==> flow/design.v <==
typedef enum logic [2:0] {
	S_IDLE,
	S_ENABLE_UART_RX,
	S_WAIT_UART_RX,
	S_M1,
	S_M2,
	S_M3
}top_state_type;
typedef enum logic [5:0] {
	S_M1_IDLE,
	S_M1_Lead_in_0,
	S_M1_Lead_in_1,
	S_M1_Lead_in_2,
	S_M1_Lead_in_3,
	S_M1_Lead_in_4,
	S_M1_Lead_in_5,
	S_M1_Lead_in_6,
	S_M1_Lead_in_7,
	S_M1_Lead_in_8,
	S_M1_Loop_0,
	S_M1_Loop_1,
	S_M1_Loop_2,
	S_M1_Loop_3,
	S_M1_Loop_4,
	S_M1_Loop_5,
	S_M1_Loop_6,
	S_M1_Loop_7,
	S_M1_Loop_8,
	S_M1_Loop_9,
	S_M1_Loop_10,
	S_M1_Loop_11,
	S_M1_Loop_12,
	S_M1_Loop_13,
	S_M1_Loop_14,
	S_M1_Loop_15,
	S_M1_Lead_out_0,
	S_M1_Lead_out_1,
	S_M1_Lead_out_2,
	S_M1_Lead_out_3,
	S_M1_Lead_out_4,
	S_M1_Lead_out_5,
	S_M1_Lead_out_6,
	S_M1_Lead_out_7,
	S_M1_Lead_out_8,
	S_M1_Lead_out_9,
	S_M1_Lead_out_10,
	S_M1_Lead_out_11,
	S_M1_Lead_out_12,
	S_M1_Lead_out_13,
	S_M1_Lead_out_14,
	S_M1_Lead_out_15,
	S_M1_Lead_out_16,
	S_M1_Lead_out_17,
	S_M1_Lead_out_18,
	S_M1_Lead_out_19,
	S_M1_Lead_out_20,
	S_M1_Lead_out_21,
	S_M1_Lead_out_22,
	S_M1_Lead_out_23,
	S_M1_Lead_out_24,
	S_M1_Lead_out_25,
	S_M1_Lead_out_26,
	S_M1_Lead_out_27,
	S_M1_Lead_out_28,
	S_M1_Lead_out_29,
	S_M1_1,
	S_M1_DONE
}M1_state_type;
typedef enum logic [2:0] {
	S_M2_IDLE,
	S_M2_1,
	S_M2_DONE
}M2_state_type;
typedef enum logic [2:0] {
	S_M3_IDLE,
	S_M3_1,
	S_M3_DONE
}M3_state_type;
typedef enum logic [1:0] {
	S_RXC_IDLE,
	S_RXC_SYNC,
	S_RXC_ASSEMBLE_DATA,
	S_RXC_STOP_BIT
} RX_Controller_state_type;
typedef enum logic [2:0] {
	S_US_IDLE,
	S_US_STRIP_FILE_HEADER_1,
	S_US_STRIP_FILE_HEADER_2,
	S_US_START_FIRST_BYTE_RECEIVE,
	S_US_WRITE_FIRST_BYTE,
	S_US_START_SECOND_BYTE_RECEIVE,
	S_US_WRITE_SECOND_BYTE
} UART_SRAM_state_type;
typedef enum logic [3:0] {
	S_VS_WAIT_NEW_PIXEL_ROW,
	S_VS_NEW_PIXEL_ROW_DELAY_1,
	S_VS_NEW_PIXEL_ROW_DELAY_2,
	S_VS_NEW_PIXEL_ROW_DELAY_3,
	S_VS_NEW_PIXEL_ROW_DELAY_4,
	S_VS_NEW_PIXEL_ROW_DELAY_5,
	S_VS_FETCH_PIXEL_DATA_0,
	S_VS_FETCH_PIXEL_DATA_1,
	S_VS_FETCH_PIXEL_DATA_2,
	S_VS_FETCH_PIXEL_DATA_3
} VGA_SRAM_state_type;
`timescale 1ns/100ps
`default_nettype none
module M1 (
    input logic CLOCK_50_I,                    
    input logic resetn,                        
    input logic M1_start,
    output logic M1_done,
    input logic [15:0] M1_SRAM_read_data,
    output logic [15:0] M1_SRAM_write_data,
    output logic [17:0] M1_SRAM_address,
    output logic M1_SRAM_we_n,
    output logic [31:0] M1_mult_1_in1,
    output logic [31:0] M1_mult_1_in2,
    output logic [31:0] M1_mult_2_in1,
    output logic [31:0] M1_mult_2_in2,
    output logic [31:0] M1_mult_3_in1,
    output logic [31:0] M1_mult_3_in2,
    input logic [63:0] M1_mult_res_1,
    input logic [63:0] M1_mult_res_2,
    input logic [63:0] M1_mult_res_3
);
M1_state_type top_state;
parameter Y_base_address = 18'd0,
            U_base_address = 18'd38400,
             V_base_address = 18'd57600,
             RGB_base_address = 18'd146944,
        R_rem = 32'd14608704,
        G_rem = 32'd8879296,
        B_rem = 32'd18148672,
        Y_coe = 18'd76284,
        R_U_coe = 18'd0,
        R_V_coe = 18'd104595,
        G_U_coe = 18'd25624,
        G_V_coe = 18'd53281,
        B_U_coe = 18'd132251,
        B_V_coe = 18'd0,
        UV_5_coe = 18'd21,
        UV_3_coe = 18'd52,
        UV_1_coe = 18'd159,
        UV_rem = 18'd128;
logic [31:0] mult_op_1, mult_op_2, mult_op_3, mult_op_4, mult_op_5, mult_op_6;
logic [63:0] mult_res_1, mult_res_2, mult_res_3;
assign M1_mult_1_in1 = mult_op_1;
assign M1_mult_1_in2 = mult_op_2;
assign M1_mult_2_in1 = mult_op_3;
assign M1_mult_2_in2 = mult_op_4;
assign M1_mult_3_in1 = mult_op_5;
assign M1_mult_3_in2 = mult_op_6;
assign mult_res_1 = M1_mult_res_1;
assign mult_res_2 = M1_mult_res_2;
assign mult_res_3 = M1_mult_res_3;
logic [17:0] Y_counter;
logic [17:0] U_V_counter;
logic [17:0] RGB_counter;
logic [7:0] line_counter;
logic [15:0] Y_data;  
logic [7:0] U_prime_data;  
logic [7:0] U_buffer;  
logic [7:0] U_jplus5_data;
logic [7:0] U_jplus3_data;
logic [7:0] U_jplus1_data;
logic [7:0] U_jminus1_data;
logic [7:0] U_jminus3_data;
logic [7:0] U_jminus5_data;
logic [7:0] V_prime_data;  
logic [7:0] V_buffer;  
logic [7:0] V_jplus5_data;
logic [7:0] V_jplus3_data;
logic [7:0] V_jplus1_data;
logic [7:0] V_jminus1_data;
logic [7:0] V_jminus3_data;
logic [7:0] V_jminus5_data;
logic [63:0] R_data;  
logic [63:0] G_data;  
logic [63:0] B_data;  
logic start_buf;
always @(posedge CLOCK_50_I or negedge resetn) begin
    if (~resetn) begin
        top_state <= S_M1_IDLE;
        start_buf <= 1'b0;
        M1_done <= 1'b0;
        mult_op_1 <= 32'd0;
        mult_op_2 <= 32'd0;
        mult_op_3 <= 32'd0;
        mult_op_4 <= 32'd0;
        mult_op_5 <= 32'd0;
        mult_op_6 <= 32'd0;
        Y_counter <= 18'd0;
        U_V_counter <= 18'd0;
        RGB_counter <= 18'd0;
        Y_data <= 16'd0;
        U_prime_data <= 8'd0;
        U_buffer <= 8'd0;
        U_jplus5_data <= 8'd0;
        U_jplus3_data <= 8'd0;
        U_jplus1_data <= 8'd0;
        U_jminus1_data <= 8'd0;
        U_jminus3_data <= 8'd0;
        U_jminus5_data <= 8'd0;
        V_prime_data <= 8'd0;
        V_buffer <= 8'd0;
        V_jplus5_data <= 8'd0;
        V_jplus3_data <= 8'd0;
        V_jplus1_data <= 8'd0;
        V_jminus1_data <= 8'd0;
        V_jminus3_data <= 8'd0;
        V_jminus5_data <= 8'd0;
        R_data <= 8'd0;
        G_data <= 8'd0;
        B_data <= 8'd0;
        M1_SRAM_address <= 18'd0;
        M1_SRAM_write_data <= 16'd0;
        M1_SRAM_we_n <= 1'b1;
    end else begin
			start_buf <= M1_start;
        case (top_state)
        S_M1_IDLE: begin
            if(M1_start && ~start_buf) begin
              M1_SRAM_address <= Y_base_address + Y_counter;
                top_state <= S_M1_Lead_in_0;
            end
        end
        S_M1_Lead_in_0: begin
            M1_SRAM_address <= U_base_address + U_V_counter;
            M1_SRAM_we_n <= 1'b1;
            top_state <= S_M1_Lead_in_1;
        end
        S_M1_Lead_in_1: begin
            M1_SRAM_address <= V_base_address + U_V_counter;
            U_V_counter <= U_V_counter + 18'd1;
            top_state <= S_M1_Lead_in_2;
        end
        S_M1_Lead_in_2: begin
            M1_SRAM_address <= U_base_address + U_V_counter;
            Y_data <= M1_SRAM_read_data;  
            top_state <= S_M1_Lead_in_3;
        end
        S_M1_Lead_in_3: begin
            M1_SRAM_address <= V_base_address + U_V_counter;
            U_prime_data <= M1_SRAM_read_data[15:8];  
            U_jplus1_data <= M1_SRAM_read_data[7:0];  
            U_jminus1_data <= M1_SRAM_read_data[15:8];  
            U_jminus3_data <= M1_SRAM_read_data[15:8];  
            U_jminus5_data <= M1_SRAM_read_data[15:8];  
            top_state <= S_M1_Lead_in_4;
        end
        S_M1_Lead_in_4: begin
            V_prime_data <= M1_SRAM_read_data[15:8];  
            V_jplus1_data <= M1_SRAM_read_data[7:0];  
            V_jminus1_data <= M1_SRAM_read_data[15:8];  
            V_jminus3_data <= M1_SRAM_read_data[15:8];  
            V_jminus5_data <= M1_SRAM_read_data[15:8];  
            mult_op_1 <= Y_coe;
            mult_op_2 <= Y_data[15:8];
            mult_op_3 <= R_U_coe;
            mult_op_4 <= U_prime_data;
            mult_op_5 <= R_V_coe;
            mult_op_6 <= M1_SRAM_read_data[15:8];
            top_state <= S_M1_Lead_in_5;
        end
        S_M1_Lead_in_5: begin
            U_jplus5_data <= M1_SRAM_read_data[7:0];  
            U_jplus3_data <= M1_SRAM_read_data[15:8];  
            R_data <= (mult_res_1 + mult_res_3 - R_rem);
            mult_op_3 <= G_U_coe;
            mult_op_5 <= G_V_coe;
            top_state <= S_M1_Lead_in_6;
        end
        S_M1_Lead_in_6: begin
            V_jplus5_data <= M1_SRAM_read_data[7:0];  
            V_jplus3_data <= M1_SRAM_read_data[15:8];  
            G_data <= (mult_res_1 - mult_res_2 - mult_res_3 + G_rem);
            mult_op_3 <= B_U_coe;
            mult_op_5 <= B_V_coe;
        if (RGB_counter != 18'd0) RGB_counter <= RGB_counter + 18'd1;
            top_state <= S_M1_Lead_in_7;
        end
        S_M1_Lead_in_7: begin
            M1_SRAM_address <= RGB_base_address + RGB_counter;
            M1_SRAM_we_n <= 1'b0;
            M1_SRAM_write_data[15:8] <= (R_data[31] == 1'b1)?8'b0:((|R_data[30:24])?8'd255:R_data[23:16]);
            M1_SRAM_write_data[7:0] <= (G_data[31] == 1'b1)?8'b0:((|G_data[30:24])?8'd255:G_data[23:16]);;
            B_data <= (mult_res_1 + mult_res_2 - B_rem);
            mult_op_1 <= UV_5_coe;
            mult_op_2 <= U_jplus5_data + U_jminus5_data;
            mult_op_3 <= UV_3_coe;
            mult_op_4 <= U_jplus3_data + U_jminus3_data;
            mult_op_5 <= UV_1_coe;
            mult_op_6 <= U_jplus1_data + U_jminus1_data;
            Y_counter <= Y_counter + 18'd1;
            top_state <= S_M1_Lead_in_8;
        end
        S_M1_Lead_in_8: begin
            M1_SRAM_address <= Y_base_address + Y_counter;
            M1_SRAM_we_n <= 1'b1;
            U_prime_data <= (mult_res_1 - mult_res_2 + mult_res_3 + UV_rem) >> 8;
            mult_op_1 <= UV_5_coe;
            mult_op_2 <= V_jplus5_data + V_jminus5_data;
            mult_op_3 <= UV_3_coe;
            mult_op_4 <= V_jplus3_data + V_jminus3_data;
            mult_op_5 <= UV_1_coe;
            mult_op_6 <= V_jplus1_data + V_jminus1_data;
            U_V_counter <= U_V_counter + 18'd1;
            top_state <= S_M1_Loop_0;
        end
        S_M1_Loop_0: begin
            M1_SRAM_address <= U_base_address + U_V_counter;
            V_prime_data <= (mult_res_1 - mult_res_2 + mult_res_3 + UV_rem) >> 8;
            mult_op_1 <= Y_coe;
            mult_op_2 <= Y_data[7:0];
            mult_op_3 <= R_U_coe;
            mult_op_4 <= U_prime_data;
            mult_op_5 <= R_V_coe;
            mult_op_6 <= (mult_res_1 - mult_res_2 + mult_res_3 + UV_rem) >> 8;
            top_state <= S_M1_Loop_1;
        end
        S_M1_Loop_1: begin
            M1_SRAM_address <= V_base_address + U_V_counter;
            R_data <= (mult_res_1 + mult_res_3 - R_rem);
            mult_op_3 <= G_U_coe;
            mult_op_5 <= G_V_coe;
            RGB_counter <= RGB_counter + 18'd1;
            top_state <= S_M1_Loop_2;
        end
        S_M1_Loop_2: begin
            M1_SRAM_address <= RGB_base_address + RGB_counter;
            Y_data <= M1_SRAM_read_data;  
            M1_SRAM_we_n <= 1'b0;
            M1_SRAM_write_data[15:8] <= (B_data[31] == 1'b1)?8'b0:((|B_data[30:24])?8'd255:B_data[23:16]);;
            M1_SRAM_write_data[7:0] <= (R_data[31] == 1'b1)?8'b0:((|R_data[30:24])?8'd255:R_data[23:16]);;
            U_prime_data <= U_jplus1_data;
            G_data <= (mult_res_1 - mult_res_2 - mult_res_3 + G_rem);
            mult_op_3 <= B_U_coe;
            mult_op_5 <= B_V_coe;
            top_state <= S_M1_Loop_3;
        end
        S_M1_Loop_3: begin
            M1_SRAM_we_n <= 1'b1;
            U_buffer <= M1_SRAM_read_data[7:0];  
            U_jplus5_data <= M1_SRAM_read_data[15:8];  
            U_jplus3_data <= U_jplus5_data;  
            U_jplus1_data <= U_jplus3_data;  
            U_jminus1_data <= U_jplus1_data;  
            U_jminus3_data <= U_jminus1_data;
            U_jminus5_data <= U_jminus3_data;
            V_prime_data <= V_jplus1_data;
            B_data <= (mult_res_1 + mult_res_2 - B_rem);
            mult_op_1 <= Y_coe;
            mult_op_2 <= Y_data[15:8];
            mult_op_3 <= R_U_coe;
            mult_op_4 <= U_prime_data;
            mult_op_5 <= R_V_coe;
            mult_op_6 <= V_jplus1_data;
            RGB_counter <= RGB_counter + 18'd1;
            top_state <= S_M1_Loop_4;
        end
        S_M1_Loop_4: begin
            M1_SRAM_address <= RGB_base_address + RGB_counter;
            M1_SRAM_we_n <= 1'b0;
            M1_SRAM_write_data[15:8] <= (G_data[31] == 1'b1)?8'b0:((|G_data[30:24])?8'd255:G_data[23:16]);;
            M1_SRAM_write_data[7:0] <= (B_data[31] == 1'b1)?8'b0:((|B_data[30:24])?8'd255:B_data[23:16]);;
            V_buffer <= M1_SRAM_read_data[7:0];  
            V_jplus5_data <= M1_SRAM_read_data[15:8];  
            V_jplus3_data <= V_jplus5_data;  
            V_jplus1_data <= V_jplus3_data;  
            V_jminus1_data <= V_jplus1_data;  
            V_jminus3_data <= V_jminus1_data;
            V_jminus5_data <= V_jminus3_data;
            R_data <= (mult_res_1 + mult_res_3 - R_rem);
            mult_op_3 <= G_U_coe;
            mult_op_5 <= G_V_coe;
            top_state <= S_M1_Loop_5;
        end
        S_M1_Loop_5: begin
            M1_SRAM_we_n <= 1'b1;
            G_data <= (mult_res_1 - mult_res_2 - mult_res_3 + G_rem);
            mult_op_3 <= B_U_coe;
            mult_op_5 <= B_V_coe;
            RGB_counter <= RGB_counter + 18'd1;
            top_state <= S_M1_Loop_6;
        end
        S_M1_Loop_6: begin
            M1_SRAM_address <= RGB_base_address + RGB_counter;
            M1_SRAM_we_n <= 1'b0;
            M1_SRAM_write_data[15:8] <= (R_data[31] == 1'b1)?8'b0:((|R_data[30:24])?8'd255:R_data[23:16]);;
            M1_SRAM_write_data[7:0] <= (G_data[31] == 1'b1)?8'b0:((|G_data[30:24])?8'd255:G_data[23:16]);;
            B_data <= (mult_res_1 + mult_res_2 - B_rem);
            mult_op_1 <= UV_5_coe;
            mult_op_2 <= U_jplus5_data + U_jminus5_data;
            mult_op_3 <= UV_3_coe;
            mult_op_4 <= U_jplus3_data + U_jminus3_data;
            mult_op_5 <= UV_1_coe;
            mult_op_6 <= U_jplus1_data + U_jminus1_data;
            Y_counter <= Y_counter + 18'd1;
            top_state <= S_M1_Loop_7;
        end
        S_M1_Loop_7: begin
            M1_SRAM_address <= Y_base_address + Y_counter;
            M1_SRAM_we_n <= 1'b1;
            U_prime_data <= (mult_res_1 - mult_res_2 + mult_res_3 + UV_rem) >> 8;
            mult_op_2 <= V_jplus5_data + V_jminus5_data;
            mult_op_4 <= V_jplus3_data + V_jminus3_data;
            mult_op_6 <= V_jplus1_data + V_jminus1_data;
            top_state <= S_M1_Loop_8;
        end
        S_M1_Loop_8: begin
            V_prime_data <= (mult_res_1 - mult_res_2 + mult_res_3 + UV_rem) >> 8;
            mult_op_1 <= Y_coe;
            mult_op_2 <= Y_data[7:0];
            mult_op_3 <= R_U_coe;
            mult_op_4 <= U_prime_data;
            mult_op_5 <= R_V_coe;
            mult_op_6 <= (mult_res_1 - mult_res_2 + mult_res_3 + UV_rem) >> 8;
            top_state <= S_M1_Loop_9;
        end
        S_M1_Loop_9: begin
            R_data <= (mult_res_1 + mult_res_3 - R_rem);
            mult_op_3 <= G_U_coe;
            mult_op_5 <= G_V_coe;
            RGB_counter <= RGB_counter + 18'd1;
            top_state <= S_M1_Loop_10;
        end
        S_M1_Loop_10: begin
            M1_SRAM_address <= RGB_base_address + RGB_counter;
            Y_data <= M1_SRAM_read_data;  
            M1_SRAM_we_n <= 1'b0;
            M1_SRAM_write_data[15:8] <= (B_data[31] == 1'b1)?8'b0:((|B_data[30:24])?8'd255:B_data[23:16]);;
            M1_SRAM_write_data[7:0] <= (R_data[31] == 1'b1)?8'b0:((|R_data[30:24])?8'd255:R_data[23:16]);;
            U_prime_data <= U_jplus1_data;
            G_data <= (mult_res_1 - mult_res_2 - mult_res_3 + G_rem);
            mult_op_3 <= B_U_coe;
            mult_op_5 <= B_V_coe;
            top_state <= S_M1_Loop_11;
        end
        S_M1_Loop_11: begin
            M1_SRAM_we_n <= 1'b1;
            U_jplus5_data <= U_buffer;
            U_jplus3_data <= U_jplus5_data;  
            U_jplus1_data <= U_jplus3_data;  
            U_jminus1_data <= U_jplus1_data;  
            U_jminus3_data <= U_jminus1_data;
            U_jminus5_data <= U_jminus3_data;
            V_prime_data <= V_jplus1_data;
            B_data <= (mult_res_1 + mult_res_2 - B_rem);
            mult_op_1 <= Y_coe;
            mult_op_2 <= Y_data[15:8];
            mult_op_3 <= R_U_coe;
            mult_op_4 <= U_prime_data;
            mult_op_5 <= R_V_coe;
            mult_op_6 <= V_jplus1_data;
            RGB_counter <= RGB_counter + 18'd1;
            top_state <= S_M1_Loop_12;
        end
        S_M1_Loop_12: begin
            M1_SRAM_address <= RGB_base_address + RGB_counter;
            M1_SRAM_we_n <= 1'b0;
            M1_SRAM_write_data[15:8] <= (G_data[31] == 1'b1)?8'b0:((|G_data[30:24])?8'd255:G_data[23:16]);;
            M1_SRAM_write_data[7:0] <= (B_data[31] == 1'b1)?8'b0:((|B_data[30:24])?8'd255:B_data[23:16]);;
            V_jplus5_data <= V_buffer;
            V_jplus3_data <= V_jplus5_data;
            V_jplus1_data <= V_jplus3_data;
            V_jminus1_data <= V_jplus1_data;
            V_jminus3_data <= V_jminus1_data;
            V_jminus5_data <= V_jminus3_data;
            R_data <= (mult_res_1 + mult_res_3 - R_rem);
            mult_op_3 <= G_U_coe;
            mult_op_5 <= G_V_coe;
            top_state <= S_M1_Loop_13;
        end
        S_M1_Loop_13: begin
            M1_SRAM_we_n <= 1'b1;
            G_data <= (mult_res_1 - mult_res_2 - mult_res_3 + G_rem);
            mult_op_3 <= B_U_coe;
            mult_op_5 <= B_V_coe;
            RGB_counter <= RGB_counter + 18'd1;
            top_state <= S_M1_Loop_14;
        end
        S_M1_Loop_14: begin
            M1_SRAM_address <= RGB_base_address + RGB_counter;
            M1_SRAM_we_n <= 1'b0;
            M1_SRAM_write_data[15:8] <= (R_data[31] == 1'b1)?8'b0:((|R_data[30:24])?8'd255:R_data[23:16]);;
            M1_SRAM_write_data[7:0] <= (G_data[31] == 1'b1)?8'b0:((|G_data[30:24])?8'd255:G_data[23:16]);;
            B_data <= (mult_res_1 + mult_res_2 - B_rem);
            mult_op_1 <= UV_5_coe;
            mult_op_2 <= U_jplus5_data + U_jminus5_data;
            mult_op_3 <= UV_3_coe;
            mult_op_4 <= U_jplus3_data + U_jminus3_data;
            mult_op_5 <= UV_1_coe;
            mult_op_6 <= U_jplus1_data + U_jminus1_data;
            Y_counter <= Y_counter + 18'd1;
            top_state <= S_M1_Loop_15;
        end
        S_M1_Loop_15: begin
            M1_SRAM_address <= Y_base_address + Y_counter;
            M1_SRAM_we_n <= 1'b1;
            U_prime_data <= (mult_res_1 - mult_res_2 + mult_res_3 + UV_rem) >> 8;
            mult_op_2 <= V_jplus5_data + V_jminus5_data;
            mult_op_4 <= V_jplus3_data + V_jminus3_data;
            mult_op_6 <= V_jplus1_data + V_jminus1_data;
            if (U_V_counter % 18'd80 == 18'd79) begin
                top_state <= S_M1_Lead_out_0;
            end else begin
                U_V_counter <= U_V_counter + 18'd1;
                top_state <= S_M1_Loop_0;
        end
        end
        S_M1_Lead_out_0: begin
                        V_prime_data <= (mult_res_1 - mult_res_2 + mult_res_3 + UV_rem) >> 8;
                        mult_op_1 <= Y_coe;
                        mult_op_2 <= Y_data[7:0];
                        mult_op_3 <= R_U_coe;
                        mult_op_4 <= U_prime_data;
                        mult_op_5 <= R_V_coe;
                        mult_op_6 <= ((mult_res_1 - mult_res_2 + mult_res_3 + UV_rem) >> 8);
            top_state <= S_M1_Lead_out_1;
        end
        S_M1_Lead_out_1: begin
                        R_data <= (mult_res_1 + mult_res_3 - R_rem);
                        mult_op_3 <= G_U_coe;
                        mult_op_5 <= G_V_coe;
                        RGB_counter <= RGB_counter + 18'd1;
            top_state <= S_M1_Lead_out_2;
        end
        S_M1_Lead_out_2: begin
                        M1_SRAM_address <= RGB_base_address + RGB_counter;
                        Y_data <= M1_SRAM_read_data;
                        M1_SRAM_we_n <= 1'b0;
                        M1_SRAM_write_data[15:8] <= (B_data[31] == 1'b1)?8'b0:((|B_data[30:24])?8'd255:B_data[23:16]);;
                        M1_SRAM_write_data[7:0] <= (R_data[31] == 1'b1)?8'b0:((|R_data[30:24])?8'd255:R_data[23:16]);;
                        U_prime_data <= U_jplus1_data;
                        G_data <= (mult_res_1 - mult_res_2 - mult_res_3 + G_rem);
                        mult_op_3 <= B_U_coe;
                        mult_op_5 <= B_V_coe;
            top_state <= S_M1_Lead_out_3;
        end
        S_M1_Lead_out_3: begin
                        M1_SRAM_we_n <= 1'b1;
                        U_jplus3_data <= U_jplus5_data;
                        U_jplus1_data <= U_jplus3_data;
                        U_jminus1_data <= U_jplus1_data;
                        U_jminus3_data <= U_jminus1_data;
                        U_jminus5_data <= U_jminus3_data;
                        V_prime_data <= V_jplus1_data;
                        B_data <= (mult_res_1 + mult_res_2 - B_rem);
                        mult_op_1 <= Y_coe;
                        mult_op_2 <= Y_data[15:8];
                        mult_op_3 <= R_U_coe;
                        mult_op_4 <= U_prime_data;
                        mult_op_5 <= R_V_coe;
                        mult_op_6 <= V_jplus1_data;
                        RGB_counter <= RGB_counter + 18'd1;
            top_state <= S_M1_Lead_out_4;
        end
        S_M1_Lead_out_4: begin
                        M1_SRAM_address <= RGB_base_address + RGB_counter;
                        M1_SRAM_we_n <= 1'b0;
                        M1_SRAM_write_data[15:8] <= (G_data[31] == 1'b1)?8'b0:((|G_data[30:24])?8'd255:G_data[23:16]);;
                        M1_SRAM_write_data[7:0] <= (B_data[31] == 1'b1)?8'b0:((|B_data[30:24])?8'd255:B_data[23:16]);;
                        V_jplus3_data <= V_jplus5_data;
                        V_jplus1_data <= V_jplus3_data;
                        V_jminus1_data <= V_jplus1_data;
                        V_jminus3_data <= V_jminus1_data;
                        V_jminus5_data <= V_jminus3_data;
                        R_data <= (mult_res_1 + mult_res_3 - R_rem);
                        mult_op_3 <= G_U_coe;
                        mult_op_5 <= G_V_coe;
            top_state <= S_M1_Lead_out_5;
        end
        S_M1_Lead_out_5: begin
                        M1_SRAM_we_n <= 1'b1;
                        G_data <= (mult_res_1 - mult_res_2 - mult_res_3 + G_rem);
                        mult_op_3 <= B_U_coe;
                        mult_op_5 <= B_V_coe;
                        RGB_counter <= RGB_counter + 18'd1;
            top_state <= S_M1_Lead_out_6;
        end
        S_M1_Lead_out_6: begin
                        M1_SRAM_address <= RGB_base_address + RGB_counter;
                        M1_SRAM_we_n <= 1'b0;
                        M1_SRAM_write_data[15:8] <= (R_data[31] == 1'b1)?8'b0:((|R_data[30:24])?8'd255:R_data[23:16]);;
                        M1_SRAM_write_data[7:0] <= (G_data[31] == 1'b1)?8'b0:((|G_data[30:24])?8'd255:G_data[23:16]);;
                        B_data <= (mult_res_1 + mult_res_2 - B_rem);
                        mult_op_1 <= UV_5_coe;
                        mult_op_2 <= U_jplus5_data + U_jminus5_data;
                        mult_op_3 <= UV_3_coe;
                        mult_op_4 <= U_jplus3_data + U_jminus3_data;
                        mult_op_5 <= UV_1_coe;
                        mult_op_6 <= U_jplus1_data + U_jminus1_data;
                        Y_counter <= Y_counter + 18'd1;
            top_state <= S_M1_Lead_out_7;
        end
        S_M1_Lead_out_7: begin
                        M1_SRAM_address <= Y_base_address + Y_counter;
                        M1_SRAM_we_n <= 1'b1;
                        U_prime_data <= (mult_res_1 - mult_res_2 + mult_res_3 + UV_rem) >> 8;
                        mult_op_2 <= V_jplus5_data + V_jminus5_data;
                        mult_op_4 <= V_jplus3_data + V_jminus3_data;
                        mult_op_6 <= V_jplus1_data + V_jminus1_data;
            top_state <= S_M1_Lead_out_8;
        end
        S_M1_Lead_out_8: begin
                        V_prime_data <= (mult_res_1 - mult_res_2 + mult_res_3 + UV_rem) >> 8;
                        mult_op_1 <= Y_coe;
                        mult_op_2 <= Y_data[7:0];
                        mult_op_3 <= R_U_coe;
                        mult_op_4 <= U_prime_data;
                        mult_op_5 <= R_V_coe;
                        mult_op_6 <= ((mult_res_1 - mult_res_2 + mult_res_3 + UV_rem) >> 8);
            top_state <= S_M1_Lead_out_9;
        end
        S_M1_Lead_out_9: begin
                        R_data <= (mult_res_1 + mult_res_3 - R_rem);
                        mult_op_3 <= G_U_coe;
                        mult_op_5 <= G_V_coe;
                        RGB_counter <= RGB_counter + 18'd1;
            top_state <= S_M1_Lead_out_10;
        end
        S_M1_Lead_out_10: begin
                        M1_SRAM_address <= RGB_base_address + RGB_counter;
                        Y_data <= M1_SRAM_read_data;
                        M1_SRAM_we_n <= 1'b0;
                        M1_SRAM_write_data[15:8] <= (B_data[31] == 1'b1)?8'b0:((|B_data[30:24])?8'd255:B_data[23:16]);;
                        M1_SRAM_write_data[7:0] <= (R_data[31] == 1'b1)?8'b0:((|R_data[30:24])?8'd255:R_data[23:16]);;
                        U_prime_data <= U_jplus1_data;
                        G_data <= (mult_res_1 - mult_res_2 - mult_res_3 + G_rem);
                        mult_op_3 <= B_U_coe;
                        mult_op_5 <= B_V_coe;
            top_state <= S_M1_Lead_out_11;
        end
        S_M1_Lead_out_11: begin
                        M1_SRAM_we_n <= 1'b1;
                        U_jplus1_data <= U_jplus3_data;
                        U_jminus1_data <= U_jplus1_data;
                        U_jminus3_data <= U_jminus1_data;
                        U_jminus5_data <= U_jminus3_data;
                        V_prime_data <= V_jplus1_data;
                        B_data <= (mult_res_1 + mult_res_2 - B_rem);
                        mult_op_1 <= Y_coe;
                        mult_op_2 <= Y_data[15:8];
                        mult_op_3 <= R_U_coe;
                        mult_op_4 <= U_prime_data;
                        mult_op_5 <= R_V_coe;
                        mult_op_6 <= V_jplus1_data;
                        RGB_counter <= RGB_counter + 18'd1;
            top_state <= S_M1_Lead_out_12;
        end
        S_M1_Lead_out_12: begin
                        M1_SRAM_address <= RGB_base_address + RGB_counter;
                        M1_SRAM_we_n <= 1'b0;
                        M1_SRAM_write_data[15:8] <= (G_data[31] == 1'b1)?8'b0:((|G_data[30:24])?8'd255:G_data[23:16]);;
                        M1_SRAM_write_data[7:0] <= (B_data[31] == 1'b1)?8'b0:((|B_data[30:24])?8'd255:B_data[23:16]);;
                        V_jplus1_data <= V_jplus3_data;
                        V_jminus1_data <= V_jplus1_data;
                        V_jminus3_data <= V_jminus1_data;
                        V_jminus5_data <= V_jminus3_data;
                        R_data <= (mult_res_1 + mult_res_3 - R_rem);
                        mult_op_3 <= G_U_coe;
                        mult_op_5 <= G_V_coe;
            top_state <= S_M1_Lead_out_13;
        end
        S_M1_Lead_out_13: begin
                        M1_SRAM_we_n <= 1'b1;
                        G_data <= (mult_res_1 - mult_res_2 - mult_res_3 + G_rem);
                        mult_op_3 <= B_U_coe;
                        mult_op_5 <= B_V_coe;
                        RGB_counter <= RGB_counter + 18'd1;
            top_state <= S_M1_Lead_out_14;
        end
        S_M1_Lead_out_14: begin
                        M1_SRAM_address <= RGB_base_address + RGB_counter;
                        M1_SRAM_we_n <= 1'b0;
                        M1_SRAM_write_data[15:8] <= (R_data[31] == 1'b1)?8'b0:((|R_data[30:24])?8'd255:R_data[23:16]);;
                        M1_SRAM_write_data[7:0] <= (G_data[31] == 1'b1)?8'b0:((|G_data[30:24])?8'd255:G_data[23:16]);;
                        B_data <= (mult_res_1 + mult_res_2 - B_rem);
                        mult_op_1 <= UV_5_coe;
                        mult_op_2 <= U_jplus5_data + U_jminus5_data;
                        mult_op_3 <= UV_3_coe;
                        mult_op_4 <= U_jplus3_data + U_jminus3_data;
                        mult_op_5 <= UV_1_coe;
                        mult_op_6 <= U_jplus1_data + U_jminus1_data;
                        Y_counter <= Y_counter + 18'd1;
            top_state <= S_M1_Lead_out_15;
        end
        S_M1_Lead_out_15: begin
                        M1_SRAM_address <= Y_base_address + Y_counter;
                        M1_SRAM_we_n <= 1'b1;
                        U_prime_data <= (mult_res_1 - mult_res_2 + mult_res_3 + UV_rem) >> 8;
                        mult_op_2 <= V_jplus5_data + V_jminus5_data;
                        mult_op_4 <= V_jplus3_data + V_jminus3_data;
                        mult_op_6 <= V_jplus1_data + V_jminus1_data;
            top_state <= S_M1_Lead_out_16;
        end
        S_M1_Lead_out_16: begin
                        V_prime_data <= (mult_res_1 - mult_res_2 + mult_res_3 + UV_rem) >> 8;
                        mult_op_1 <= Y_coe;
                        mult_op_2 <= Y_data[7:0];
                        mult_op_3 <= R_U_coe;
                        mult_op_4 <= U_prime_data;
                        mult_op_5 <= R_V_coe;
                        mult_op_6 <= ((mult_res_1 - mult_res_2 + mult_res_3 + UV_rem) >> 8);
            top_state <= S_M1_Lead_out_17;
        end
        S_M1_Lead_out_17: begin
                        R_data <= (mult_res_1 + mult_res_3 - R_rem);
                        mult_op_3 <= G_U_coe;
                        mult_op_5 <= G_V_coe;
                        RGB_counter <= RGB_counter + 18'd1;
            top_state <= S_M1_Lead_out_18;
        end
        S_M1_Lead_out_18: begin
                        M1_SRAM_address <= RGB_base_address + RGB_counter;
                        Y_data <= M1_SRAM_read_data;
                        M1_SRAM_we_n <= 1'b0;
                        M1_SRAM_write_data[15:8] <= (B_data[31] == 1'b1)?8'b0:((|B_data[30:24])?8'd255:B_data[23:16]);;
                        M1_SRAM_write_data[7:0] <= (R_data[31] == 1'b1)?8'b0:((|R_data[30:24])?8'd255:R_data[23:16]);;
                        U_prime_data <= U_jplus1_data;
                        G_data <= (mult_res_1 - mult_res_2 - mult_res_3 + G_rem);
                        mult_op_3 <= B_U_coe;
                        mult_op_5 <= B_V_coe;
            top_state <= S_M1_Lead_out_19;
        end
        S_M1_Lead_out_19: begin
                        M1_SRAM_we_n <= 1'b1;
                        U_jminus1_data <= U_jplus1_data;
                        U_jminus3_data <= U_jminus1_data;
                        U_jminus5_data <= U_jminus3_data;
                        V_prime_data <= V_jplus1_data;
                        B_data <= (mult_res_1 + mult_res_2 - B_rem);
                        mult_op_1 <= Y_coe;
                        mult_op_2 <= Y_data[15:8];
                        mult_op_3 <= R_U_coe;
                        mult_op_4 <= U_prime_data;
                        mult_op_5 <= R_V_coe;
                        mult_op_6 <= V_jplus1_data;
                        RGB_counter <= RGB_counter + 18'd1;
            top_state <= S_M1_Lead_out_20;
        end
        S_M1_Lead_out_20: begin
                        M1_SRAM_address <= RGB_base_address + RGB_counter;
                        M1_SRAM_we_n <= 1'b0;
                        M1_SRAM_write_data[15:8] <= (G_data[31] == 1'b1)?8'b0:((|G_data[30:24])?8'd255:G_data[23:16]);;
                        M1_SRAM_write_data[7:0] <= (B_data[31] == 1'b1)?8'b0:((|B_data[30:24])?8'd255:B_data[23:16]);;
                        V_jminus1_data <= V_jplus1_data;
                        V_jminus3_data <= V_jminus1_data;
                        V_jminus5_data <= V_jminus3_data;
                        R_data <= (mult_res_1 + mult_res_3 - R_rem);
                        mult_op_3 <= G_U_coe;
                        mult_op_5 <= G_V_coe;
            top_state <= S_M1_Lead_out_21;
        end
        S_M1_Lead_out_21: begin
                        M1_SRAM_we_n <= 1'b1;
                        G_data <= (mult_res_1 - mult_res_2 - mult_res_3 + G_rem);
                        mult_op_3 <= B_U_coe;
                        mult_op_5 <= B_V_coe;
                        RGB_counter <= RGB_counter + 18'd1;
            top_state <= S_M1_Lead_out_22;
        end
        S_M1_Lead_out_22: begin
                        M1_SRAM_address <= RGB_base_address + RGB_counter;
                        M1_SRAM_we_n <= 1'b0;
                        M1_SRAM_write_data[15:8] <= (R_data[31] == 1'b1)?8'b0:((|R_data[30:24])?8'd255:R_data[23:16]);;
                        M1_SRAM_write_data[7:0] <= (G_data[31] == 1'b1)?8'b0:((|G_data[30:24])?8'd255:G_data[23:16]);;
                        B_data <= (mult_res_1 + mult_res_2 - B_rem);
                        mult_op_1 <= UV_5_coe;
                        mult_op_2 <= U_jplus5_data + U_jminus5_data;
                        mult_op_3 <= UV_3_coe;
                        mult_op_4 <= U_jplus3_data + U_jminus3_data;
                        mult_op_5 <= UV_1_coe;
                        mult_op_6 <= U_jplus1_data + U_jminus1_data;
            top_state <= S_M1_Lead_out_23;
        end
        S_M1_Lead_out_23: begin
                        M1_SRAM_we_n <= 1'b1;
                        U_prime_data <= (mult_res_1 - mult_res_2 + mult_res_3 + UV_rem) >> 8;
                        mult_op_2 <= V_jplus5_data + V_jminus5_data;
                        mult_op_4 <= V_jplus3_data + V_jminus3_data;
                        mult_op_6 <= V_jplus1_data + V_jminus1_data;
            top_state <= S_M1_Lead_out_24;
        end
        S_M1_Lead_out_24: begin
                        V_prime_data <= (mult_res_1 - mult_res_2 + mult_res_3 + UV_rem) >> 8;
                        mult_op_1 <= Y_coe;
                        mult_op_2 <= Y_data[7:0];
                        mult_op_3 <= R_U_coe;
                        mult_op_4 <= U_prime_data;
                        mult_op_5 <= R_V_coe;
                        mult_op_6 <= ((mult_res_1 - mult_res_2 + mult_res_3 + UV_rem) >> 8);
            top_state <= S_M1_Lead_out_25;
        end
        S_M1_Lead_out_25: begin
                        R_data <= (mult_res_1 + mult_res_3 - R_rem);
                        mult_op_3 <= G_U_coe;
                        mult_op_5 <= G_V_coe;
                        RGB_counter <= RGB_counter + 18'd1;
            top_state <= S_M1_Lead_out_26;
        end
        S_M1_Lead_out_26: begin
                        M1_SRAM_address <= RGB_base_address + RGB_counter;
                        M1_SRAM_we_n <= 1'b0;
                        M1_SRAM_write_data[15:8] <= (B_data[31] == 1'b1)?8'b0:((|B_data[30:24])?8'd255:B_data[23:16]);;
                        M1_SRAM_write_data[7:0] <= (R_data[31] == 1'b1)?8'b0:((|R_data[30:24])?8'd255:R_data[23:16]);;
                        G_data <= (mult_res_1 - mult_res_2 - mult_res_3 + G_rem);
                        mult_op_3 <= B_U_coe;
                        mult_op_5 <= B_V_coe;
            top_state <= S_M1_Lead_out_27;
        end
        S_M1_Lead_out_27: begin
                        M1_SRAM_we_n <= 1'b1;
                        B_data <= (mult_res_1 + M1_mult_res_2 - B_rem);
                        RGB_counter <= RGB_counter + 18'd1;
            top_state <= S_M1_Lead_out_28;
        end
        S_M1_Lead_out_28: begin
                        M1_SRAM_address <= RGB_base_address + RGB_counter;
                        M1_SRAM_we_n <= 1'b0;
                        M1_SRAM_write_data[15:8] <= (G_data[31] == 1'b1)?8'b0:((|G_data[30:24])?8'd255:G_data[23:16]);;
                        M1_SRAM_write_data[7:0] <= (B_data[31] == 1'b1)?8'b0:((|B_data[30:24])?8'd255:B_data[23:16]);;
            Y_counter <= Y_counter + 18'd1;
            top_state <= S_M1_Lead_out_29;
        end
        S_M1_Lead_out_29: begin
            M1_SRAM_we_n <= 1'b1;
            M1_SRAM_address <= Y_base_address + Y_counter;
            if (Y_counter >= 18'd38399) begin
                top_state <= S_M1_1;
            end else begin
                U_V_counter <= U_V_counter + 18'd1;
                top_state <= S_M1_Lead_in_0;
            end
        end
        S_M1_1: begin
            top_state <= S_M1_DONE;
        end
        S_M1_DONE: begin
            M1_done <= 1'b1;
        end
        default: top_state <= S_M1_IDLE;
        endcase
    end
end
endmodule
`timescale 1ns/100ps
`default_nettype none
module upsample_csc (
    input  logic        clk,
    input  logic        resetn,
    input  logic        start,
    output logic        done,
    input  logic [15:0] sram_read_data,
    output logic [15:0] sram_write_data,
    output logic [17:0] sram_address,
    output logic        sram_we_n
);
logic [31:0] mult_1_in1, mult_1_in2;
logic [31:0] mult_2_in1, mult_2_in2;
logic [31:0] mult_3_in1, mult_3_in2;
logic [63:0] mult_1_res, mult_2_res, mult_3_res;
assign mult_1_res = mult_1_in1 * mult_1_in2;
assign mult_2_res = mult_2_in1 * mult_2_in2;
assign mult_3_res = mult_3_in1 * mult_3_in2;
M1 M1_unit (
    .CLOCK_50_I(clk),
    .resetn(resetn),
    .M1_start(start),
    .M1_done(done),
    .M1_SRAM_read_data(sram_read_data),
    .M1_SRAM_write_data(sram_write_data),
    .M1_SRAM_address(sram_address),
    .M1_SRAM_we_n(sram_we_n),
    .M1_mult_1_in1(mult_1_in1),
    .M1_mult_1_in2(mult_1_in2),
    .M1_mult_2_in1(mult_2_in1),
    .M1_mult_2_in2(mult_2_in2),
    .M1_mult_3_in1(mult_3_in1),
    .M1_mult_3_in2(mult_3_in2),
    .M1_mult_res_1(mult_1_res),
    .M1_mult_res_2(mult_2_res),
    .M1_mult_res_3(mult_3_res)
);
endmodule
==> From RTL to reports: upsample_csc <==
Tool output for the design above, in the order of the flow.
Line numbers count from 1 in the design file above.
Operators carry their Yosys type and port widths (W data, S select, Z words).
Library cell names are shortened.
{ "setup": {"design": "upsample_csc", "clock_port": "clk", "library": "sky130hd", "lib_corner": "tt_025C_1v80"} }

==> Elaborated design <==
Counts by Yosys on the flattened word-level netlist (proc, flatten, opt, wreduce; memories kept). Register bits leave out memories and registers merged into their read ports (data or address). Print and check cells are left out.
{ "bits": {"reg_bits": 521, "in_bits": 19, "output_inout_bits": 36, "word_cells": 219} }
{ "classes": {"n_addsub": 21, "mul": 3, "n_div": 1, "n_cmp": 1, "eq_ne": 62, "n_mux": 39, "n_logic": 2, "reduce_and_logical": 56} }
{ "op_table": {"columns": ["operator", "n"], "rows": [
  ["$mul A32 B32 Y40", 3],
  ["$pmux W32 S4", 3],
  ["$pmux W6 S58", 1],
  ["$pmux W32 S5", 1],
  ["$pmux W8 S2", 10],
  ["$eq A6 B6 Y1 const B", 26],
  ["$mod A18 B7 Y18 const B", 1],
  ["$pmux W8 S3", 5],
  ["$eq A6 B5 Y1 const B", 16],
  ["$pmux W32 S3", 1],
  ["$pmux W18 S5", 1],
  ["$mux W18", 4],
  ["$add A32 B32 Y32", 2],
  ["$pmux W32 S2", 1],
  ["$add A18 B1 Y18 const B", 3],
  ["$reduce_or A6 Y1", 9],
  ["$add A8 B8 Y9", 6],
  ["$pmux W18 S3", 1],
  ["$reduce_or A12 Y1", 4],
  ["$eq A6 B4 Y1 const B", 8],
  ["$mux W8", 6],
  ["$add A40 B40 Y40", 1],
  ["$sub A40 B40 Y40", 1],
  ["$add A40 B8 Y40 const B", 1],
  ["$add A16 B18 Y18 const A", 2],
  ["$reduce_bool A18 Y1", 2],
  ["$pmux W18 S2", 1],
  ["$add A32 B24 Y32 const B", 1]
]} }
Other operator kinds: 31; their cells: 64.

==> Longest topological paths <==
Yosys ltp: most cells in a row. Word level: on the elaborated netlist, between registers, memories and ports. Mapped: between sequential cells and ports; inverters and the memories' decode and read muxes count.
{ "depth": {"word_depth": 5, "abc_area": 1, "mapped_depth": 73, "mapped_depth_nobuf": 71} }

==> Mapped cells and area <==
The flow's flattened synthesis, as Yosys stat reports it; memories are mapped. The netlist is that of the ABC_AREA named above (0 if unset); the other value can give another one.
{ "synth_totals": {"cells": 6020, "area_um2": 47675.7, "ff_cells": 343} }
{ "by_type": {"columns": ["type", "n", "area_total_um2"], "rows": [
  ["ha_1", 881, 1.1E+04],
  ["dfrtp_1", 342, 8.56E+03],
  ["fa_1", 373, 7.47E+03],
  ["inv_1", 1400, 5255.04],
  ["nand2_1", 1036, 3888.73],
  ["xor2_1", 174, 1.52E+03],
  ["a21oi_1", 283, 1.42E+03],
  ["o21ai_0", 270, 1.35E+03],
  ["nor2_1", 339, 1272.47],
  ["nand3_1", 218, 1.09E+03],
  ["xnor2_1", 55, 481.712],
  ["clkbuf_1", 101, 379.114],
  ["nand2_2", 44, 275.264],
  ["a31oi_1", 41, 256.496],
  ["nand3_2", 24, 240.23],
  ["o21bai_1", 32, 240.23],
  ["nand4_1", 37, 231.472],
  ["nor3_1", 45, 225.216]
]} }
Not listed: further types 50, cells in them 325.

==> Worst setup path after synthesis <==
Source: OpenSTA report_checks on the synthesized netlist (no wires, ideal clock, input and output delay 20% of the period each), path of least setup slack; recovery checks are left aside. Register names are those of the netlist, which keeps one name where synthesis merged equal registers.
{ "synth_timing": {"path_type": "reg2reg", "start": "register M1_unit.mult_op_1[13]", "end": "register M1_unit.mult_op_6[29]", "tclk_ns": 11.0, "setup_time_ns": 0.122, "t_arrival_ns": 9.546, "t_required_ns": 10.878, "setup_slack_ns": 1.333, "path_delay_ns": 9.668, "path_stages": 57, "n_path_buf": 1, "synth_period_reached_ns": 9.667} }
"path_delay_ns" = arrival - input delay + setup time.
"path_stages" counts driving pins, that of a launching flip-flop among them; a cell with two outputs on the path counts twice.
"synth_period_reached_ns" is the clock period less the worst setup slack; recovery checks do not enter. This is arithmetic on one report: input and output delays are still those of the set period (20% each).
Between the ends stands the longest chain of elaborated cells between them, by number of cells; it is not shown to be the way that was timed. Of several equally long chains one is given.
Each line given opens the expression or statement behind the cell; cells for indexed reads and writes are added by Yosys, which also makes memories of some case tables.
A register here has more assigning lines than the two given.
{ "synth_between": {"cell_sequence": "dfrtp_1 -> clkbuf_1 -> nand2_1 -> inv_1 -> fa_1 -> fa_1 -> fa_1 -> ha_1 -> ha_1 -> ha_1 -> ha_1 -> inv_1 -> fa_1 -> inv_1 -> ha_1 -> a21oi_1 -> o21ai_0 -> xor2_1 -> [21 not listed] -> nand2_1 -> nand2_1 -> nand2_1 -> nand2_1 -> nand2_1 -> nand2_1 -> nand2_1 -> nand2_1 -> nand2_1 -> nand2_1 -> nand2_1 -> nand2_1 -> a21oi_1 -> o21ai_0 -> nand2_1 -> o21ai_0 -> or2_2 -> a32o_1", "elab_chain_len": 5, "cells_between": 5, "cone_classes": "add/sub (3); mul (1); mux (1)"} }
{ "synth_lines": {"columns": ["element", "line_no", "text"], "rows": [
  ["start, declared", 146, "logic [31:0] mult_op_1, mult_op_2, mult_op_3, mult_op_4, mult_op_5, mult_op_6;"],
  ["start, assigned", 258, "mult_op_1 <= Y_coe;"],
  ["start, assigned", 289, "mult_op_1 <= UV_5_coe;"],
  ["$mul A32 B32 Y40", 864, "assign mult_1_res = mult_1_in1 * mult_1_in2;"],
  ["$sub A40 B40 Y40", 319, "mult_op_6 <= (mult_res_1 - mult_res_2 + mult_res_3 + UV_rem) >> 8;"],
  ["$add A40 B40 Y40", 319, null],
  ["$add A40 B8 Y40", 319, null],
  ["$pmux W32 S5", 221, "case (top_state)"],
  ["end, assigned", 263, "mult_op_6 <= M1_SRAM_read_data[15:8];"],
  ["end, assigned", 294, "mult_op_6 <= U_jplus1_data + U_jminus1_data;"],
  ["end, declared", 146, null]
]} }

==> Worst path after layout <==
Path of least setup slack in the final report of run A (OpenROAD, finished layout, wires in). Where an end is a register, its clock arrival counts in the times.
{ "layout_timing": {"path_type": "reg2reg", "start": "register M1_unit.mult_op_4[3]", "end": "register M1_unit.mult_op_6[30]", "tclk_ns": 13.1, "setup_time_ns": 0.12, "t_arrival_ns": 13.12, "t_required_ns": 13.59, "setup_slack_ns": 0.48, "path_stages": 57, "n_path_buf": 0} }
Between the ends stands the longest chain of elaborated cells between them, by number of cells; it is not shown to be the way that was timed. Of several equally long chains one is given.
A register here has more assigning lines than the two given.
{ "layout_between": {"cell_sequence": "dfrtp_1 -> nand2_1 -> inv_1 -> fa_1 -> fa_1 -> fa_1 -> ha_1 -> ha_1 -> ha_1 -> ha_1 -> inv_1 -> fa_1 -> inv_1 -> ha_1 -> inv_1 -> o21bai_1 -> a21oi_1 -> o21bai_1 -> [21 not listed] -> nand2_1 -> nand2_1 -> nand2_1 -> nand2_1 -> nand2_1 -> nand2_1 -> nand2_1 -> nand2_1 -> nand2_1 -> nand3_1 -> o21bai_1 -> nand3_1 -> nand2_1 -> a21boi_0 -> o211ai_1 -> nand2_1 -> nand2_1 -> o21ai_0", "elab_chain_len": 5, "cells_between": 5, "cone_classes": "add/sub (3); mul (1); mux (1)"} }
{ "layout_lines": {"columns": ["element", "line_no", "text"], "rows": [
  ["start, declared", 146, "logic [31:0] mult_op_1, mult_op_2, mult_op_3, mult_op_4, mult_op_5, mult_op_6;"],
  ["start, assigned", 261, "mult_op_4 <= U_prime_data;"],
  ["start, assigned", 292, "mult_op_4 <= U_jplus3_data + U_jminus3_data;"],
  ["$mul A32 B32 Y40", 865, "assign mult_2_res = mult_2_in1 * mult_2_in2;"],
  ["$sub A40 B40 Y40", 319, "mult_op_6 <= (mult_res_1 - mult_res_2 + mult_res_3 + UV_rem) >> 8;"],
  ["$add A40 B40 Y40", 319, null],
  ["$add A40 B8 Y40", 319, null],
  ["$pmux W32 S5", 221, "case (top_state)"],
  ["end, assigned", 263, "mult_op_6 <= M1_SRAM_read_data[15:8];"],
  ["end, assigned", 294, "mult_op_6 <= U_jplus1_data + U_jminus1_data;"],
  ["end, declared", 146, null]
]} }

Ticket comment

Stored flow runs of upsample_csc (4 of them; Yosys, OpenROAD, sky130hd). They differ in their settings and are not a sequence. Constraints: input delay and output delay 20% of the set period each, output load 0.01 pF.

settings of run A
{
  "ABC_AREA": 1,
  "CELL_PAD_IN_SITES_DETAIL_PLACEMENT": 2,
  "CORE_ASPECT_RATIO": 0.58,
  "CORE_MARGIN": 4,
  "CORE_UTILIZATION": 34,
  "GPL_ROUTABILITY_DRIVEN": 0,
  "MAX_ROUTING_LAYER": "met5",
  "MIN_ROUTING_LAYER": "met1",
  "PLACE_DENSITY_LB_ADDON": 0.26,
  "TNS_END_PERCENT": 95,
  "period_ns": 13.1,
  "CAP_MARGIN": 20,
  "SLEW_MARGIN": 20
}
report of run A
yosys chip area after synthesis (um^2): 47675.7
finish__design__die__area: 146503.0
finish__design__instance__utilization: 0.3722
finish__timing__setup__ws: 0.476
finish__timing__hold__ws: 0.484

settings of run B
{
  "ABC_AREA": 1,
  "CAP_MARGIN": 5,
  "CELL_PAD_IN_SITES_DETAIL_PLACEMENT": 1,
  "CELL_PAD_IN_SITES_GLOBAL_PLACEMENT": 2,
  "CORE_MARGIN": 7,
  "CORE_UTILIZATION": 18,
  "CTS_CLUSTER_DIAMETER": 55,
  "GPL_ROUTABILITY_DRIVEN": 0,
  "MAX_ROUTING_LAYER": "met4",
  "MIN_ROUTING_LAYER": "met2",
  "PLACE_DENSITY": 0.64,
  "SETUP_SLACK_MARGIN": 2.06,
  "SLEW_MARGIN": 40,
  "period_ns": 13.2
}
report of run B
yosys chip area after synthesis (um^2): 47675.7
finish__design__die__area: 279471.0
finish__design__instance__utilization: 0.2108
finish__timing__setup__ws: 2.745
finish__timing__hold__ws: 0.476

settings of run C
{
  "CORE_UTILIZATION": 40,
  "PLACE_DENSITY": 0.6,
  "period_ns": 12.0,
  "CAP_MARGIN": 20,
  "CORE_MARGIN": 2,
  "SLEW_MARGIN": 20
}
report of run C
yosys chip area after synthesis (um^2): 47324.1
finish__design__die__area: 121076.0
finish__design__instance__utilization: 0.4342
finish__timing__setup__ws: 0.578
finish__timing__hold__ws: 0.470

settings of run D
{
  "CORE_UTILIZATION": 40,
  "PLACE_DENSITY": 0.6,
  "period_ns": 11.0,
  "CAP_MARGIN": 20,
  "CORE_MARGIN": 2,
  "SLEW_MARGIN": 20
}
report of run D
yosys chip area after synthesis (um^2): 47324.1
finish__design__die__area: 121076.0
finish__design__instance__utilization: 0.4469
finish__timing__setup__ws: 0.468
finish__timing__hold__ws: 0.472
